==> flow/design.v <==
module top#(parameter m = 7)(
    input clk,
    input signed [m-1:0]noise_in,
    output reg signed [2*m-1:0]filter_out
);
    localparam signed [m-1:0] tap0 = 5;
    localparam signed [m-1:0] tap1 = 8;
    localparam signed [m-1:0] tap2 = 11;
    localparam signed [m-1:0] tap3 = 15;
    localparam signed [m-1:0] tap4 = 17;
    localparam signed [m-1:0] tap5 = 18;
    localparam signed [m-1:0] tap6 = 17;
    localparam signed [m-1:0] tap7 = 15;
    localparam signed [m-1:0] tap8 = 11;
    localparam signed [m-1:0] tap9 = 8;
    localparam signed [m-1:0] tap10 = 5;
    reg signed [m-1:0] register_0;
    reg signed [m-1:0] register_1;
    reg signed [m-1:0] register_2;
    reg signed [m-1:0] register_3;
    reg signed [m-1:0] register_4;
    reg signed [m-1:0] register_5;
    reg signed [m-1:0] register_6;
    reg signed [m-1:0] register_7;
    reg signed [m-1:0] register_8;
    reg signed [m-1:0] register_9;
    always@(posedge clk) begin
        register_0 <= noise_in;
        register_1 <= register_0;
        register_2 <= register_1;
        register_3 <= register_2;
        register_4 <= register_3;
        register_5 <= register_4;
        register_6 <= register_5;
        register_7 <= register_6;
        register_8 <= register_7;
        register_9 <= register_8;  
        filter_out <=  noise_in * tap0 +
                            register_0 * tap1 +
                            register_1 * tap2 +
                            register_2 * tap3 +
                            register_3 * tap4 +
                            register_4 * tap5 +
                            register_5 * tap6 +
                            register_6 * tap7 +
                            register_7 * tap8 +
                            register_8 * tap9 +
                            register_9 * tap10;
    end
endmodule
Lab notebook: top

From RTL to reports: top
Tool output for the design above before and after an edit, in the order of the flow.
Lines under "before" count in the file above, lines under "after" in the edited file.
"delta": "after" minus "before" as printed here. "change_rel_pct": 100 x difference / "before".
Operators carry their Yosys type and port widths (W data, S select, Z words).
{ "setup": {"design": "top", "clk_port": "clk", "lib": "sky130hd", "pvt_corner": "tt_025C_1v80"} }

The edit
The edit as a unified diff against the file above.
This change comes from a script, not from a designer. The edited design behaves differently; no optimisation was intended.
begin of diff
@@ -44,5 +44,5 @@
                             register_5 * tap6 +
                             register_6 * tap7 +
-                            register_7 * tap8 +
+                            (register_7 ^ tap8) +
                             register_8 * tap9 +
                             register_9 * tap10;
end of diff

Word level
Yosys after proc, flatten, opt, wreduce and memory -nomap, before mapping. Enables and synchronous resets that opt folds into registers are not counted as muxes. Memory bits, and registers merged into a memory's read port (data or address), are not among the register bits. Print and check cells are not counted. Equal cells are merged and count once.
{ "word_totals": {"columns": ["item", "before", "after", "delta", "change_rel_pct"], "rows": [
  ["ff_bits", 84, 84, 0, 0.00],
  ["in_bits", 8, 8, 0, 0.00]
]} }
{ "op_classes": {"columns": ["item", "before", "after", "delta", "change_rel_pct"], "rows": [
  ["addsub", 10, 10, 0, 0.00],
  ["n_mul", 9, 8, -1, -11.11],
  ["n_logic", 0, 1, 1, null]
]} }
{ "op_table": {"columns": ["cell", "before", "after", "delta", "change_rel_pct"], "rows": [
  ["$mul A7 B5 Y12 const B", 5, 4, -1, -20.00],
  ["$add A14 B12 Y14", 2, 1, -1, -50.00],
  ["$add A14 B7 Y14", 0, 1, 1, null],
  ["$not A3 Y3", 0, 1, 1, null],
  ["$add A14 B13 Y14", 3, 3, 0, 0.00],
  ["$mul A7 B4 Y11 const B", 2, 2, 0, 0.00],
  ["$mul A7 B6 Y13 const B", 2, 2, 0, 0.00],
  ["$add A11 B10 Y12", 1, 1, 0, 0.00],
  ["$add A12 B12 Y13", 1, 1, 0, 0.00],
  ["$add A13 B12 Y14", 1, 1, 0, 0.00],
  ["$add A14 B10 Y14", 1, 1, 0, 0.00],
  ["$add A14 B11 Y14", 1, 1, 0, 0.00]
]} }

Depth
Yosys ltp: most cells in a row. Word level: on the elaborated netlist, between registers, memories and ports. Mapped: between sequential cells and ports; inverters and the memories' decode and read muxes count.
{ "logic_depth": {"columns": ["item", "before", "after", "delta", "change_rel_pct"], "rows": [
  ["word_depth", 11, 11, 0, 0.00],
  ["ABC_AREA", "0", "0", null, null],
  ["depth_mapped", 24, 24, 0, 0.00],
  ["mapped_depth_nobuf", 24, 24, 0, 0.00]
]} }

Synthesis result
The flow's flattened synthesis, as Yosys stat reports it; memories are mapped. The netlist is that of the ABC_AREA named above (0 if unset); the other value can give another one.
{ "by_type": {"columns": ["type", "before", "after", "delta", "change_rel_pct"], "rows": [
  ["sky130_fd_sc_hd__inv_1", 311, 299, -12, -3.86],
  ["sky130_fd_sc_hd__fa_1", 186, 177, -9, -4.84],
  ["sky130_fd_sc_hd__xnor2_1", 25, 32, 7, 28.00],
  ["sky130_fd_sc_hd__ha_1", 163, 157, -6, -3.68],
  ["sky130_fd_sc_hd__o21ai_0", 9, 4, -5, -55.56],
  ["sky130_fd_sc_hd__a21oi_1", 11, 14, 3, 27.27],
  ["sky130_fd_sc_hd__and2_1", 4, 1, -3, -75.00],
  ["sky130_fd_sc_hd__nand2b_1", 0, 3, 3, null],
  ["sky130_fd_sc_hd__nand2_1", 4, 2, -2, -50.00],
  ["sky130_fd_sc_hd__or2_2", 4, 2, -2, -50.00],
  ["sky130_fd_sc_hd__a211oi_1", 2, 0, -2, -100.00],
  ["sky130_fd_sc_hd__nand3b_1", 2, 0, -2, -100.00],
  ["sky130_fd_sc_hd__o21bai_1", 1, 3, 2, 200.00],
  ["sky130_fd_sc_hd__nor2_1", 8, 7, -1, -12.50],
  ["sky130_fd_sc_hd__xor2_1", 7, 6, -1, -14.29],
  ["sky130_fd_sc_hd__clkbuf_1", 2, 1, -1, -50.00],
  ["sky130_fd_sc_hd__nor2b_1", 2, 3, 1, 50.00],
  ["sky130_fd_sc_hd__a2111o_1", 1, 0, -1, -100.00]
]} }
Not every row of either side is listed.
{ "mapped": {"columns": ["item", "before", "after", "delta", "change_rel_pct"], "rows": [
  ["ff_cells", 84, 84, 0, 0.00],
  ["cell_count", 837, 803, -34, -4.06],
  ["mapped_area_um2", 9252.6, 8907.3, -345.3, -3.73]
]} }

Worst setup path after synthesis
Source: OpenSTA report_checks on the synthesized netlist (no wires, ideal clock, input and output delay 20% of the period each), path of least setup slack; recovery checks are left aside. Register names are those of the netlist, which keeps one name where synthesis merged equal registers.
{ "synth_timing": {"columns": ["item", "before", "after", "delta", "change_rel_pct"], "rows": [
  ["kind", "input to register", "input to register", null, null],
  ["from", "input noise_in[6]", "input noise_in[5]", null, null],
  ["to", "register filter_out[11]", "register filter_out[13]", null, null],
  ["delay_ns", 5.888, 5.392, -0.496, -8.42],
  ["t_first_pin_ns", 2.000, 2.000, 0.000, 0.00],
  ["tclk_ns", 10.0, 10.0, 0.0, 0.00],
  ["arrival_ns", 7.816, 7.271, -0.545, -6.97],
  ["setup_time_ns", 0.072, 0.121, 0.049, null],
  ["driving_pins", 22, 20, -2, -9.09],
  ["path_slack_ns", 2.112, 2.608, 0.496, null],
  ["period_less_setup_slack_ns", 7.888, 7.392, -0.496, -6.29]
]} }
"delay_ns" is the arrival time less input delay plus setup time.
"driving_pins" counts driving pins, that of a launching flip-flop among them; a cell with two outputs on the path counts twice.
"period_less_setup_slack_ns" is the clock period less the worst setup slack; recovery checks do not enter. This is arithmetic on one report: input and output delays are still those of the set period (20% each).
The rows between start and end are the longest chain of elaborated cells between them; the timing report does not say that the signal goes this way. Where chains are equally long, one stands for them.
A line is the first line of the expression or statement that the cell stems from. Yosys adds cells for indexed reads and writes and turns some case tables into memories.
{ "synth_via_before": {"cell_sequence": "sky130_fd_sc_hd__inv_1 -> sky130_fd_sc_hd__fa_1 -> sky130_fd_sc_hd__inv_1 -> sky130_fd_sc_hd__ha_1 -> sky130_fd_sc_hd__fa_1 -> sky130_fd_sc_hd__fa_1 -> sky130_fd_sc_hd__inv_1 -> sky130_fd_sc_hd__fa_1 -> sky130_fd_sc_hd__inv_1 -> sky130_fd_sc_hd__fa_1 -> sky130_fd_sc_hd__fa_1 -> sky130_fd_sc_hd__fa_1 -> sky130_fd_sc_hd__inv_1 -> sky130_fd_sc_hd__fa_1 -> sky130_fd_sc_hd__inv_1 -> sky130_fd_sc_hd__ha_1 -> sky130_fd_sc_hd__and2_1 -> sky130_fd_sc_hd__o21ai_0 -> sky130_fd_sc_hd__nand3b_1 -> sky130_fd_sc_hd__a21o_1 -> sky130_fd_sc_hd__a21oi_1 -> sky130_fd_sc_hd__xnor2_1", "elab_chain_cells": 11, "cone_cells": 11, "cone_classes": "add/sub: 10; mul: 1"} }
{ "synth_lines_before": {"columns": ["item", "line", "rtl"], "rows": [
  ["from (decl)", 3, "input signed [m-1:0]noise_in,"],
  ["$mul A7 B4 Y11", 38, "filter_out <=  noise_in * tap0 +"],
  ["$add A11 B10 Y12", 38, null],
  ["$add A12 B12 Y13", 38, null],
  ["$add A13 B12 Y14", 38, null],
  ["$add A14 B13 Y14 x3", 38, null],
  ["$add A14 B12 Y14 x2", 38, null],
  ["$add A14 B10 Y14", 38, null],
  ["$add A14 B11 Y14", 38, null],
  ["to (assign)", 38, null],
  ["to (decl)", 4, "output reg signed [2*m-1:0]filter_out"]
]} }
{ "synth_via_after": {"cell_sequence": "sky130_fd_sc_hd__ha_1 -> sky130_fd_sc_hd__fa_1 -> sky130_fd_sc_hd__inv_1 -> sky130_fd_sc_hd__fa_1 -> sky130_fd_sc_hd__fa_1 -> sky130_fd_sc_hd__fa_1 -> sky130_fd_sc_hd__inv_1 -> sky130_fd_sc_hd__fa_1 -> sky130_fd_sc_hd__fa_1 -> sky130_fd_sc_hd__inv_1 -> sky130_fd_sc_hd__fa_1 -> sky130_fd_sc_hd__inv_1 -> sky130_fd_sc_hd__ha_1 -> sky130_fd_sc_hd__nor2b_1 -> sky130_fd_sc_hd__o21a_1 -> sky130_fd_sc_hd__o21ai_0 -> sky130_fd_sc_hd__a21oi_1 -> sky130_fd_sc_hd__nor2_1 -> sky130_fd_sc_hd__o21ai_0 -> sky130_fd_sc_hd__xnor2_1", "elab_chain_cells": 11, "cone_cells": 11, "cone_classes": "add/sub: 10; mul: 1"} }
{ "synth_lines_after": {"columns": ["item", "line", "rtl"], "rows": [
  ["from (decl)", 3, "input signed [m-1:0]noise_in,"],
  ["$mul A7 B4 Y11", 38, "filter_out <=  noise_in * tap0 +"],
  ["$add A11 B10 Y12", 38, null],
  ["$add A12 B12 Y13", 38, null],
  ["$add A13 B12 Y14", 38, null],
  ["$add A14 B13 Y14 x3", 38, null],
  ["$add A14 B12 Y14", 38, null],
  ["$add A14 B7 Y14", 38, null],
  ["$add A14 B10 Y14", 38, null],
  ["$add A14 B11 Y14", 38, null],
  ["to (assign)", 38, null],
  ["to (decl)", 4, "output reg signed [2*m-1:0]filter_out"]
]} }

Timing after layout
From the final timing report of each run of pair A: the path of least setup slack in the routed layout; clock arrival at registers is part of the times.
{ "layout_timing": {"columns": ["item", "before", "after", "delta", "change_rel_pct"], "rows": [
  ["kind", "input to register", "input to register", null, null],
  ["from", "input noise_in[5]", "input noise_in[6]", null, null],
  ["to", "register filter_out[13]", "register filter_out[13]", null, null],
  ["setup_time_ns", 0.12, 0.12, 0.00, null],
  ["t_first_pin_ns", 1.72, 1.72, 0.00, 0.00],
  ["driving_pins", 23, 20, -3, -13.04],
  ["tclk_ns", 8.6, 8.6, 0.0, 0.00],
  ["arrival_ns", 8.31, 7.75, -0.56, -6.74],
  ["path_slack_ns", 0.51, 1.07, 0.56, null]
]} }
The rows between start and end are the longest chain of elaborated cells between them; the timing report does not say that the signal goes this way. Where chains are equally long, one stands for them.
{ "layout_via_before": {"cell_sequence": "sky130_fd_sc_hd__clkdlybuf4s50_1 -> sky130_fd_sc_hd__inv_1 -> sky130_fd_sc_hd__fa_1 -> sky130_fd_sc_hd__inv_1 -> sky130_fd_sc_hd__ha_1 -> sky130_fd_sc_hd__fa_1 -> sky130_fd_sc_hd__fa_1 -> sky130_fd_sc_hd__inv_1 -> sky130_fd_sc_hd__fa_1 -> sky130_fd_sc_hd__inv_1 -> sky130_fd_sc_hd__fa_1 -> sky130_fd_sc_hd__fa_1 -> sky130_fd_sc_hd__fa_1 -> sky130_fd_sc_hd__inv_1 -> sky130_fd_sc_hd__fa_1 -> sky130_fd_sc_hd__inv_1 -> sky130_fd_sc_hd__ha_1 -> sky130_fd_sc_hd__nor2b_1 -> sky130_fd_sc_hd__o2111ai_1 -> sky130_fd_sc_hd__nand3_1 -> sky130_fd_sc_hd__a21oi_1 -> sky130_fd_sc_hd__xnor2_1 -> sky130_fd_sc_hd__xnor2_1", "elab_chain_cells": 11, "cone_cells": 11, "cone_classes": "add/sub: 10; mul: 1"} }
{ "layout_lines_before": {"columns": ["item", "line", "rtl"], "rows": [
  ["from (decl)", 3, "input signed [m-1:0]noise_in,"],
  ["$mul A7 B4 Y11", 38, "filter_out <=  noise_in * tap0 +"],
  ["$add A11 B10 Y12", 38, null],
  ["$add A12 B12 Y13", 38, null],
  ["$add A13 B12 Y14", 38, null],
  ["$add A14 B13 Y14 x3", 38, null],
  ["$add A14 B12 Y14 x2", 38, null],
  ["$add A14 B10 Y14", 38, null],
  ["$add A14 B11 Y14", 38, null],
  ["to (assign)", 38, null],
  ["to (decl)", 4, "output reg signed [2*m-1:0]filter_out"]
]} }
{ "layout_via_after": {"cell_sequence": "sky130_fd_sc_hd__clkdlybuf4s50_1 -> sky130_fd_sc_hd__ha_1 -> sky130_fd_sc_hd__fa_1 -> sky130_fd_sc_hd__inv_1 -> sky130_fd_sc_hd__fa_1 -> sky130_fd_sc_hd__fa_1 -> sky130_fd_sc_hd__fa_1 -> sky130_fd_sc_hd__inv_1 -> sky130_fd_sc_hd__fa_1 -> sky130_fd_sc_hd__fa_1 -> sky130_fd_sc_hd__inv_1 -> sky130_fd_sc_hd__fa_1 -> sky130_fd_sc_hd__inv_1 -> sky130_fd_sc_hd__ha_1 -> sky130_fd_sc_hd__o21a_1 -> sky130_fd_sc_hd__o21ai_0 -> sky130_fd_sc_hd__a21oi_1 -> sky130_fd_sc_hd__nor2_1 -> sky130_fd_sc_hd__o21ai_0 -> sky130_fd_sc_hd__xnor2_1", "elab_chain_cells": 11, "cone_cells": 11, "cone_classes": "add/sub: 10; mul: 1"} }
{ "layout_lines_after": {"columns": ["item", "line", "rtl"], "rows": [
  ["from (decl)", 3, "input signed [m-1:0]noise_in,"],
  ["$mul A7 B4 Y11", 38, "filter_out <=  noise_in * tap0 +"],
  ["$add A11 B10 Y12", 38, null],
  ["$add A12 B12 Y13", 38, null],
  ["$add A13 B12 Y14", 38, null],
  ["$add A14 B13 Y14 x3", 38, null],
  ["$add A14 B12 Y14", 38, null],
  ["$add A14 B7 Y14", 38, null],
  ["$add A14 B10 Y14", 38, null],
  ["$add A14 B11 Y14", 38, null],
  ["to (assign)", 38, null],
  ["to (decl)", 4, "output reg signed [2*m-1:0]filter_out"]
]} }

Measured runs
Both versions went through the flow (Yosys, OpenROAD) with the same settings in each pair. Constraints: input delay and output delay 20% of the set period each, output load 0.01 pF.
{ "settings_pair_A": {"CORE_UTILIZATION": 40, "period_ns": 8.6, "CAP_MARGIN": 20, "CORE_MARGIN": 2, "SLEW_MARGIN": 20} }
{ "measured_pair_A": {"columns": ["item", "before", "after", "delta", "change_rel_pct"], "rows": [
  ["layout_stdcell_area_um2", 10112.2, 9774.4, -337.8, -3.34],
  ["final_setup_ws_ns", 0.512, 1.070, 0.558, null],
  ["period_less_ws_ns", 8.088, 7.530, -0.558, -6.90],
  ["timing.hold.ws_ns", 0.351, 0.341, -0.010, null],
  ["post_synth_area_um2", 9252.6, 8907.3, -345.3, -3.73],
  ["die_area_um2", 24364.1, 23477.9, -886.2, -3.64]
]} }
{ "settings_pair_B": {"CELL_PAD_IN_SITES_GLOBAL_PLACEMENT": 1, "CORE_MARGIN": 8, "CORE_UTILIZATION": 57, "GPL_ROUTABILITY_DRIVEN": 1, "PLACE_DENSITY_LB_ADDON": 0.18, "SLEW_MARGIN": 40, "period_ns": 6.59, "CAP_MARGIN": 20} }
{ "measured_pair_B": {"columns": ["item", "before", "after", "delta", "change_rel_pct"], "rows": [
  ["layout_stdcell_area_um2", 10631.4, 10085.9, -545.5, -5.13],
  ["final_setup_ws_ns", -0.317, 0.211, 0.528, null],
  ["period_less_ws_ns", 6.907, 6.379, -0.528, -7.64],
  ["timing.hold.ws_ns", 0.353, 0.351, -0.002, null],
  ["post_synth_area_um2", 9252.6, 8907.3, -345.3, -3.73],
  ["die_area_um2", 20565.0, 19882.4, -682.6, -3.32]
]} }
"period_less_ws_ns" means the clock period less the worst setup slack. The figure is calculated, with input and output delays left at 20% of the set period.
